==> flow/design.v <==
`timescale 1ns / 1ps
module addkeyancon(data_in,k1,k,data_out);
 input[63:0] data_in,k1,k;
 output[63:0] data_out;
 assign data_out = data_in ^ k1 ^ k;
endmodule
`timescale 1ns / 1ps
module linear_mprime(data_in,data_out);
	input [63:0] data_in;
	output [63:0] data_out;
	wire [31:0] ims;
    		  assign ims[0] = data_in[59] ^ data_in[55];
		  assign ims[1] = data_in[54] ^ data_in[50];		  
		  assign ims[2] = data_in[61] ^ data_in[49];
		  assign ims[3] = data_in[60] ^ data_in[56];
        assign data_out[63] = ims[0] ^ data_in[51];
        assign data_out[62] = data_in[62] ^ ims[1];
        assign data_out[61] = data_in[57] ^ ims[2];
        assign data_out[60] = ims[3] ^ data_in[52];
        assign data_out[59] = data_in[63] ^ ims[0];
        assign data_out[58] = data_in[58] ^ ims[1];
        assign data_out[57] = data_in[53] ^ ims[2];
        assign data_out[56] = ims[3] ^ data_in[48];
		  assign ims[4] = data_in[63] ^ data_in[51];
		  assign ims[5] = data_in[62] ^ data_in[58];		  
		  assign ims[6] = data_in[57] ^ data_in[53];
		  assign ims[7] = data_in[52] ^ data_in[48];
        assign data_out[55] = data_in[59] ^ ims[4];
        assign data_out[54] = ims[5] ^ data_in[54];
        assign data_out[53] = ims[6] ^ data_in[49];
        assign data_out[52] = data_in[60] ^ ims[7];
        assign data_out[51] = data_in[55] ^ ims[4];
        assign data_out[50] = ims[5] ^ data_in[50];
        assign data_out[49] = data_in[61] ^ ims[6];
        assign data_out[48] = data_in[56] ^ ims[7];
		  assign ims[8] = data_in[47] ^ data_in[43];
		  assign ims[9] = data_in[42] ^ data_in[38];		  
		  assign ims[10] = data_in[37] ^ data_in[33];
		  assign ims[11] = data_in[44] ^ data_in[32];
        assign data_out[47] = ims[8] ^ data_in[39];
        assign data_out[46] = ims[9] ^ data_in[34];
        assign data_out[45] = data_in[45] ^ ims[10];
        assign data_out[44] = ims[11] ^ data_in[40];
        assign data_out[43] = ims[8] ^ data_in[35];
        assign data_out[42] = data_in[46] ^ ims[9];
        assign data_out[41] = data_in[41] ^ ims[10];
        assign data_out[40] = ims[11] ^ data_in[36];
		  assign ims[12] = data_in[39] ^ data_in[35];
		  assign ims[13] = data_in[46] ^ data_in[34];		  
		  assign ims[14] = data_in[45] ^ data_in[41];
		  assign ims[15] = data_in[40] ^ data_in[36];
		  assign data_out[39] = data_in[47] ^ ims[12];
        assign data_out[38] = ims[13] ^ data_in[42];
        assign data_out[37] = ims[14] ^ data_in[37];
        assign data_out[36] = ims[15] ^ data_in[32];
        assign data_out[35] = data_in[43] ^ ims[12];
        assign data_out[34] = ims[13] ^ data_in[38];
        assign data_out[33] = ims[14] ^ data_in[33];
        assign data_out[32] = data_in[44] ^ ims[15];
		  assign ims[16] = data_in[31] ^ data_in[27];
		  assign ims[17] = data_in[26] ^ data_in[22];		  
		  assign ims[18] = data_in[21] ^ data_in[17];
		  assign ims[19] = data_in[28] ^ data_in[16];
        assign data_out[31] = ims[16] ^ data_in[23];
        assign data_out[30] = ims[17] ^ data_in[18];
        assign data_out[29] = data_in[29] ^ ims[18];
        assign data_out[28] = ims[19] ^ data_in[24];
        assign data_out[27] = ims[16] ^ data_in[19];
        assign data_out[26] = data_in[30] ^ ims[17];
        assign data_out[25] = data_in[25] ^ ims[18];
        assign data_out[24] = ims[19] ^ data_in[20];
		  assign ims[20] = data_in[23] ^ data_in[19];
		  assign ims[21] = data_in[30] ^ data_in[18];		  
		  assign ims[22] = data_in[29] ^ data_in[25];
		  assign ims[23] = data_in[24] ^ data_in[20];
        assign data_out[23] = data_in[31] ^ ims[20];
        assign data_out[22] = ims[21] ^ data_in[26];
        assign data_out[21] = ims[22] ^ data_in[21];
        assign data_out[20] = ims[23] ^ data_in[16];
        assign data_out[19] = data_in[27] ^ ims[20];
        assign data_out[18] = ims[21] ^ data_in[22];
        assign data_out[17] = ims[22] ^ data_in[17];
        assign data_out[16] = data_in[28] ^ ims[23];
		  assign ims[24] = data_in[11] ^ data_in[7];
		  assign ims[25] = data_in[6]  ^ data_in[2];		  
		  assign ims[26] = data_in[13] ^ data_in[1];
		  assign ims[27] = data_in[12] ^ data_in[8];
        assign data_out[15] = ims[24] ^ data_in[3];
        assign data_out[14] = data_in[14] ^ ims[25];
        assign data_out[13] = ims[26] ^ data_in[9];
        assign data_out[12] = ims[27] ^ data_in[4];
        assign data_out[11] = data_in[15] ^ ims[24];
        assign data_out[10] = data_in[10] ^ ims[25];
        assign data_out[9]  = ims[26] ^ data_in[5];
        assign data_out[8]  = ims[27] ^ data_in[0];
		  assign ims[28] = data_in[15] ^ data_in[3];
		  assign ims[29] = data_in[14] ^ data_in[10];		  
		  assign ims[30] = data_in[9] ^ data_in[5];
		  assign ims[31] = data_in[4] ^ data_in[0];
        assign data_out[7]  = ims[28] ^ data_in[11];
        assign data_out[6]  = ims[29] ^ data_in[6];
        assign data_out[5]  = ims[30] ^ data_in[1];
        assign data_out[4]  = data_in[12] ^ ims[31];
        assign data_out[3]  = ims[28] ^ data_in[7];
        assign data_out[2]  = ims[29] ^ data_in[2];
        assign data_out[1]  = ims[30] ^ data_in[13];
        assign data_out[0]  = data_in[8] ^ ims[31];
endmodule
`timescale 1ns / 1ps
module linear_m(data_in,data_out);
	input [63:0] data_in;
	output [63:0] data_out;
	wire [63:0] mp;
   linear_mprime mp1(data_in, mp);
	assign data_out[63:60] = mp[63:60];
	assign data_out[59:56] = mp[43:40];
	assign data_out[55:52] = mp[23:20];
	assign data_out[51:48] = mp[3:0];
	assign data_out[47:44] = mp[47:44];
	assign data_out[43:40] = mp[27:24];
	assign data_out[39:36] = mp[7:4];
	assign data_out[35:32] = mp[51:48];
	assign data_out[31:28] = mp[31:28];
	assign data_out[27:24] = mp[11:8];
	assign data_out[23:20] = mp[55:52];
	assign data_out[19:16] = mp[35:32];
	assign data_out[15:12] = mp[15:12];
	assign data_out[11:8]  = mp[59:56];
	assign data_out[7:4]   = mp[39:36];
	assign data_out[3:0]   = mp[19:16];
endmodule
`timescale 1ns / 1ps
module linear_m_inv(data_in,data_out);
	input [63:0] data_in;
	output [63:0] data_out;
	wire [63:0] mp;
	assign mp[63:60] = data_in[63:60];
	assign mp[59:56] = data_in[11:8];
	assign mp[55:52] = data_in[23:20];
	assign mp[51:48] = data_in[35:32];
	assign mp[47:44] = data_in[47:44];
	assign mp[43:40] = data_in[59:56];
	assign mp[39:36] = data_in[7:4];
	assign mp[35:32] = data_in[19:16];
	assign mp[31:28] = data_in[31:28];
	assign mp[27:24] = data_in[43:40];
	assign mp[23:20] = data_in[55:52];
	assign mp[19:16] = data_in[3:0];
	assign mp[15:12] = data_in[15:12];
	assign mp[11:8]  = data_in[27:24];
	assign mp[7:4]   = data_in[39:36];
	assign mp[3:0]   = data_in[51:48];
	linear_mprime mp0(mp,data_out);
endmodule
`timescale 1ns / 1ps
module prince_core(data_in,key,rc,data_out);
	input[63:0] data_in,key,rc;
	output [63:0] data_out;
	wire [63:0] sb_out,m_out,m_out0,xor_out;
	sbox s1(data_in,sb_out);
	linear_m m_0(sb_out,m_out);
	addkeyancon akc1(m_out,key,rc,data_out);
endmodule
module prince_core1(data_in,key,rc,data_out);
	input[63:0] data_in,key,rc;
	output [63:0] data_out;
	wire [63:0] m_out,xor_out;
	addkeyancon akc2(data_in,key,rc,xor_out);
	linear_m_inv m_1(xor_out,m_out);
	invsbox s1(m_out,data_out);
endmodule
module sbox(data_in,data_out);
	input [63:0] data_in;
	output [63:0] data_out;
	function [3:0] sb;
		input [3:0] x;
		case (x)
			4'h0: sb = 4'd11; 4'h1: sb = 4'd15; 4'h2: sb = 4'd3;  4'h3: sb = 4'd2;
			4'h4: sb = 4'd10; 4'h5: sb = 4'd12; 4'h6: sb = 4'd9;  4'h7: sb = 4'd1;
			4'h8: sb = 4'd6;  4'h9: sb = 4'd7;  4'ha: sb = 4'd8;  4'hb: sb = 4'd0;
			4'hc: sb = 4'd14; 4'hd: sb = 4'd5;  4'he: sb = 4'd13; default: sb = 4'd4;
		endcase
	endfunction
	assign data_out={
	  sb(data_in[63:60]),sb(data_in[59:56]),sb(data_in[55:52]),sb(data_in[51:48]),
	  sb(data_in[47:44]),sb(data_in[43:40]),sb(data_in[39:36]),sb(data_in[35:32]),
	  sb(data_in[31:28]),sb(data_in[27:24]),sb(data_in[23:20]),sb(data_in[19:16]),
	  sb(data_in[15:12]),sb(data_in[11: 8]),sb(data_in[ 7: 4]),sb(data_in[ 3: 0])
	};
endmodule
module invsbox(data_in,data_out);
	input [63:0] data_in;
	output [63:0] data_out;
	function [3:0] isb;
		input [3:0] x;
		case (x)
			4'h0: isb = 4'd11; 4'h1: isb = 4'd7;  4'h2: isb = 4'd3;  4'h3: isb = 4'd2;
			4'h4: isb = 4'd15; 4'h5: isb = 4'd13; 4'h6: isb = 4'd8;  4'h7: isb = 4'd9;
			4'h8: isb = 4'd10; 4'h9: isb = 4'd6;  4'ha: isb = 4'd4;  4'hb: isb = 4'd0;
			4'hc: isb = 4'd5;  4'hd: isb = 4'd14; 4'he: isb = 4'd12; default: isb = 4'd1;
		endcase
	endfunction
	assign data_out={
	  isb(data_in[63:60]),isb(data_in[59:56]),isb(data_in[55:52]),isb(data_in[51:48]),
	  isb(data_in[47:44]),isb(data_in[43:40]),isb(data_in[39:36]),isb(data_in[35:32]),
	  isb(data_in[31:28]),isb(data_in[27:24]),isb(data_in[23:20]),isb(data_in[19:16]),
	  isb(data_in[15:12]),isb(data_in[11: 8]),isb(data_in[ 7: 4]),isb(data_in[ 3: 0])
	};
endmodule
`timescale 1ns / 1ps
module prince_top(plaintext,key,ciphertext);
	input [63:0] plaintext;
	input [127:0] key;
	output [63:0] ciphertext;	
	wire [63:0] m[0:11],m1,m2,subkey;
	wire [63:0] ai[1:5];
	assign ai[1]=64'h13198A2E03707344;
	assign ai[2]=64'hA4093822299F31D0;
	assign ai[3]=64'h082EFA98EC4E6C89;
	assign ai[4]=64'h452821E638D01377;
	assign ai[5]=64'hBE5466CF34E90C6C;
	addkeyancon akc1(plaintext,key[127:64],key[63:0],m[0]);
	prince_core p001(m[0],key[63:0],ai[1],m[1]);
	prince_core p011(m[1],key[63:0],ai[2],m[2]);
	prince_core p021(m[2],key[63:0],ai[3],m[3]);
	prince_core p031(m[3],key[63:0],ai[4],m[4]);
	prince_core p041(m[4],key[63:0],ai[5],m[5]);
	sbox s1(m[5],m1);
	linear_mprime mm1(m1,m2);
	invsbox ss1(m2,m[6]);
	getk11 k11(key[63:0],subkey);
	prince_core1 p101(m[6],subkey,ai[5],m[7]);	
	prince_core1 p111(m[7],subkey,ai[4],m[8]);	
	prince_core1 p121(m[8],subkey,ai[3],m[9]);
	prince_core1 p131(m[9],subkey,ai[2],m[10]);
	prince_core1 p141(m[10],subkey,ai[1],m[11]);
   addkeyancon akc31(m[11],subkey,{key[64],key[127:66],key[65]^ key[127]},ciphertext);	
endmodule
module getk11(key,wk);
   input  [63:0] key;
   output [63:0] wk;
	assign wk = {~key[63:62],key[61:56],~key[55],key[54],~key[53],
		key[52],~key[51:50],key[49:46],~key[45],key[44],
		~key[43],key[42:41],~key[40:39],key[38],~key[37:36],
		key[35],~key[34:30],key[29:28],~key[27],key[26:25],
		~key[24],key[23],~key[22:18],key[17:15],~key[14],
		key[13],~key[12],key[11:8],~key[7:6],key[5],
		~key[4:2],key[1],~key[0]};
endmodule
module prince_enc (
    input  wire         clk,
    input  wire         rst,         
    input  wire         in_valid,
    output wire         in_ready,
    input  wire [63:0]  plaintext,
    input  wire [127:0] key,         
    output reg          out_valid,
    output reg  [63:0]  ciphertext
);
    reg         v1;
    reg [63:0]  pt_r;
    reg [127:0] key_r;
    wire [63:0] ct;
    assign in_ready = 1'b1;
    always @(posedge clk) begin
        if (rst) begin
            v1        <= 1'b0;
            out_valid <= 1'b0;
        end else begin
            v1        <= in_valid;
            out_valid <= v1;
        end
    end
    always @(posedge clk) begin
        if (in_valid) begin
            pt_r  <= plaintext;
            key_r <= key;
        end
        if (v1)
            ciphertext <= ct;
    end
    prince_top u_prince (
        .plaintext  (pt_r),
        .key        (key_r),
        .ciphertext (ct)
    );
endmodule
Reports on prince_enc --
Tool output for the design above, in the order of the flow. Lines are those of the file above, counted from 1. Operators: Yosys type, input widths -> output width; for muxes data width and select width s. Cell names lack the library's common part. Not given: -
Inputs: top module prince_enc, clock input clk, standard-cell library sky130hd, library corner tt_025C_1v80

Word-level counts --
Yosys after proc, flatten, opt, wreduce and memory -nomap, before mapping. Enables and synchronous resets that opt folds into registers are not counted as muxes. Memory bits, and registers merged into a memory's read port (data or address), are not among the register bits. Print and check cells are not counted. Equal cells are merged and count once. Yosys's memory passes give these memory sizes; they may raise the number of words (mostly to a power of two), join words into wider ones and drop unused or constant bits.
Bit counts: register bits 258, ROM bits 12288, memories kept 192, output and inout port bits 66
Cells by class: bitwise operators 1098
Memory list:
- (no name shown) | depth 16, width 4, read ports 1, wr ports 0, RTL line 177 | case (x)
- (no name shown) | depth 16, width 4, read ports 1, wr ports 0, RTL line 177
- (no name shown) | depth 16, width 4, read ports 1, wr ports 0, RTL line 177
- (no name shown) | depth 16, width 4, read ports 1, wr ports 0, RTL line 177
- (no name shown) | depth 16, width 4, read ports 1, wr ports 0, RTL line 177
- (no name shown) | depth 16, width 4, read ports 1, wr ports 0, RTL line 177
Memories not listed: 186.
Operators by type and width (count):
- $xor 1x1->1 | 1057
- $xor 64x64->64 | 14
- $not 25->25 | 4
- $not 33->33 | 2
- $not 30->30 | 2
- $not 27->27 | 2
- $not 2->2 | 5
- $not 5->5 | 2
- $not 1->1 | 9
- $not 3->3 | 1

Logic depth --
Longest topological path by Yosys (ltp), each cell counted once; first at word level (registers and memories cut), then after technology mapping (sequential cells cut; the memories' decode and read muxes count).
Depth: depth after elaboration 5, ABC_AREA 1, mapped depth 139

Netlist --
The flow's flattened synthesis, as Yosys stat reports it; memories are mapped. The netlist is that of the ABC_AREA named above (0 if unset); the other value can give another one. Totals and module areas in this step are rounded.
Cell types:
- nand2_1 | count 7930, area in all 2.98E+04 sq um
- nand3_1 | count 3295, area in all 1.65E+04 sq um
- ha_1 | count 630, area in all 7882.56 sq um
- edfxtp_1 | count 256, area in all 7.69E+03 sq um
- nand2_2 | count 1017, area in all 6.36E+03 sq um
- inv_1 | count 1107, area in all 4.16E+03 sq um
- nand3_2 | count 175, area in all 1751.68 sq um
- inv_2 | count 395, area in all 1.48E+03 sq um
- nand2_4 | count 127, area in all 1.43E+03 sq um
- xor2_1 | count 151, area in all 1.32E+03 sq um
- nor2_1 | count 308, area in all 1.16E+03 sq um
- nand3b_1 | count 98, area in all 735.706 sq um
- buf_4 | count 69, area in all 517.997 sq um
- nand4_1 | count 65, area in all 406.64 sq um
- nor2_2 | count 55, area in all 344.08 sq um
- xnor2_1 | count 35, area in all 306.544 sq um
- buf_2 | count 60, area in all 300.288 sq um
- nor2_4 | count 21, area in all 236.477 sq um
Other cell types: 35; their cells: 291.
Synthesis totals: cell count 16085, chip area (Yosys) 84400 sq um, flip-flop cells 258, buffers 194

Worst setup path after synthesis --
Source: OpenSTA report_checks on the synthesized netlist (no wires, ideal clock, input and output delay 20% of the period each), path of least setup slack; recovery checks are left aside. Register names are those of the netlist, which keeps one name where synthesis merged equal registers.
Timing post-synthesis: kind register to register, start point reg key_r[32], end point reg ciphertext[36], clock period 22000 ps, library setup time 249 ps, time at the first pin 0 ps, arrival 13357 ps, path slack 8393 ps, path delay 13606 ps, stages on the path 113, path buffers 1, synthesis period reached 13607 ps
"path delay" = arrival - input delay + setup time. "stages on the path" counts driving pins, that of a launching flip-flop among them; a cell with two outputs on the path counts twice. "synthesis period reached" = period - worst setup slack (recovery checks aside). The figure is calculated, with input and output delays left at 20% of the set period. The rows between start and end are the longest chain of elaborated cells between them; the timing report does not say that the signal goes this way. Where chains are equally long, one stands for them. Each line given opens the expression or statement behind the cell; cells for indexed reads and writes are added by Yosys, which also makes memories of some case tables. A memory read counts as a cell of the chain, while the word-level depth stops at memories.
On the way, post-synthesis: path through edfxtp_1 buf_1 xor2_1 xor2_1 inv_1 ha_1 nand3b_1 nand2_1 nand2_1 o21ai_0 nand2_1 nand2_1 xor2_1 inv_1 ha_1 nand3b_1 nand2_1 nand2_1 [... 77 more ...] inv_1 ha_1 inv_1 nor2_1 a21oi_2 nand3_1 nand2_1 nand2_1 nand2_1 nand2_1 nand2_1 inv_1 ha_1 or2_1 nand3_1 nand2_1 nand2_1 inv_1, cells in the longest elaborated chain 57
RTL lines, path post-synthesis:
- start: declaration | RTL line 262 | reg [127:0] key_r;
- start: assignment | RTL line 277 | key_r <= key;
- $xor 64x64->64 | RTL line 5 | assign data_out = data_in ^ k1 ^ k;
- $mem_v2 16x4 | RTL line 177 | case (x)
- $xor 1x1->1 | RTL line 49 | assign ims[13] = data_in[46] ^ data_in[34];
- $xor 1x1->1 | RTL line 53 | assign data_out[38] = ims[13] ^ data_in[42];
- $xor 64x64->64 | RTL line 5
- $not 25->25
- $mem_v2 16x4 | RTL line 177
- [... 42 more ...]
- $mem_v2 16x4 | RTL line 196 | case (x)
- $xor 64x64->64 | RTL line 5
- $not 25->25
- $xor 1x1->1 | RTL line 51 | assign ims[15] = data_in[40] ^ data_in[36];
- $xor 1x1->1 | RTL line 55 | assign data_out[36] = ims[15] ^ data_in[32];
- $mem_v2 16x4 | RTL line 196
- $xor 64x64->64 x2 | RTL line 5
- end: assignment | RTL line 280 | ciphertext <= ct;
- end: declaration | RTL line 258 | output reg  [63:0]  ciphertext

Path in the finished layout --
Path of least setup slack in the final report of record 3 (OpenROAD, finished layout, wires in). Where an end is a register, its clock arrival counts in the times. The report prints the path's times to 10 ps; the period is as set.
Timing after layout: kind register to register, start point reg key_r[52], end point reg ciphertext[23], clock period 23300 ps, library setup time 210 ps, time at the first pin 620 ps, arrival 19160 ps, path slack 4560 ps, stages on the path 108, path buffers 3
The rows between start and end are the longest chain of elaborated cells between them; the timing report does not say that the signal goes this way. Where chains are equally long, one stands for them. A memory read counts as a cell of the chain, while the word-level depth stops at memories.
On the way, after layout: path through edfxtp_1 clkbuf_4 buf_8 xor2_1 xor2_2 inv_1 ha_1 nand3_1 nand2_1 nand2_1 nand2_1 nand2_1 nand2_1 xor2_1 xor2_2 buf_4 inv_1 ha_1 [... 72 more ...] nand2_1 nand2_1 nand2_1 nand2_2 ha_1 nand2_1 nand2_1 nand3_1 nand2_1 nand2_1 nand2_2 nand2_1 nand2_1 inv_1 ha_1 nand3b_1 nand2_4 xor2_4, cells in the longest elaborated chain 57
RTL lines, path after layout:
- start: declaration | RTL line 262 | reg [127:0] key_r;
- start: assignment | RTL line 277 | key_r <= key;
- $xor 64x64->64 | RTL line 5 | assign data_out = data_in ^ k1 ^ k;
- $mem_v2 16x4 | RTL line 177 | case (x)
- $xor 1x1->1 | RTL line 26 | assign ims[6] = data_in[57] ^ data_in[53];
- $xor 1x1->1 | RTL line 34 | assign data_out[49] = data_in[61] ^ ims[6];
- $xor 64x64->64 | RTL line 5
- $not 25->25
- $mem_v2 16x4 | RTL line 177
- [... 42 more ...]
- $mem_v2 16x4 | RTL line 196 | case (x)
- $xor 64x64->64 | RTL line 5
- $not 25->25
- $xor 1x1->1 | RTL line 75 | assign ims[23] = data_in[24] ^ data_in[20];
- $xor 1x1->1 | RTL line 79 | assign data_out[20] = ims[23] ^ data_in[16];
- $mem_v2 16x4 | RTL line 196
- $xor 64x64->64 x2 | RTL line 5
- end: assignment | RTL line 280 | ciphertext <= ct;
- end: declaration | RTL line 258 | output reg  [63:0]  ciphertext

==> results <==
Below are 4 stored runs of the flow (Yosys, OpenROAD; platform sky130hd) on prince_enc, each with its settings and what was measured, unordered. Constraints: input delay and output delay 20% of the set period each, output load 0.01 pF.
"critical path time" is the time allowed to the run's worst setup path (the clock period less input and output delay, where it has them) less its slack. Clock arrival times count: a late capture clock shortens it, a late launch clock lengthens it.
"critical path time" is known to 10 ps.
The measured numbers are rounded.

* Record 1 | settings: ABC_AREA 1; CELL_PAD_IN_SITES_DETAIL_PLACEMENT 1; CELL_PAD_IN_SITES_GLOBAL_PLACEMENT 0; CORE_UTILIZATION 38; CTS_CLUSTER_DIAMETER 252; CTS_CLUSTER_SIZE 35; HOLD_SLACK_MARGIN 0.11; MIN_ROUTING_LAYER met2; PLACE_DENSITY_LB_ADDON 0.03; SLEW_MARGIN 10; period_ns 12.5; CAP_MARGIN 20; CORE_MARGIN 2 | unfinished; error GRT-0116 in routing
* Record 2 | settings: CAP_MARGIN 0; CELL_PAD_IN_SITES_GLOBAL_PLACEMENT 2; CORE_ASPECT_RATIO 0.61; CORE_MARGIN 10; CTS_CLUSTER_SIZE 29; GPL_TIMING_DRIVEN 0; HOLD_SLACK_MARGIN -0.08; MAX_ROUTING_LAYER met4; MIN_ROUTING_LAYER met2; PLACE_DENSITY_LB_ADDON 0.22; SETUP_SLACK_MARGIN 0.51; SLEW_MARGIN 25; TNS_END_PERCENT 55; period_ns 22.0; CORE_UTILIZATION 40 | unfinished; error GRT-0116 in routing
* Record 3 | settings: ABC_AREA 1; CORE_ASPECT_RATIO 1.13; CORE_UTILIZATION 25; GPL_TIMING_DRIVEN 0; MAX_ROUTING_LAYER met5; PLACE_DENSITY 0.67; SETUP_SLACK_MARGIN 3.86; period_ns 23.3; CAP_MARGIN 20; CORE_MARGIN 2; SLEW_MARGIN 20 | results: post-layout utilization 28.1%; worst hold slack 696 ps; critical path time 18740 ps; class of the worst setup path register to register; area inside the die boundary 342000 sq um; worst setup slack after layout 4560 ps; standard-cell area after routing 94400 sq um; setup total negative slack 0 ps; post-synthesis cell area 84400 sq um
* Record 4 | settings: CORE_UTILIZATION 40; CTS_CLUSTER_DIAMETER 252; CTS_CLUSTER_SIZE 35; PLACE_DENSITY 0.6; SLEW_MARGIN 10; period_ns 15.5; CAP_MARGIN 20; CORE_MARGIN 2 | results: area inside the die boundary 161000 sq um; worst setup slack after layout -2100 ps; post-layout utilization 65.0%; standard-cell area after routing 102000 sq um; post-synthesis cell area 63300 sq um; worst hold slack 642 ps; setup total negative slack -123000 ps; critical path time 17600 ps; class of the worst setup path register to register
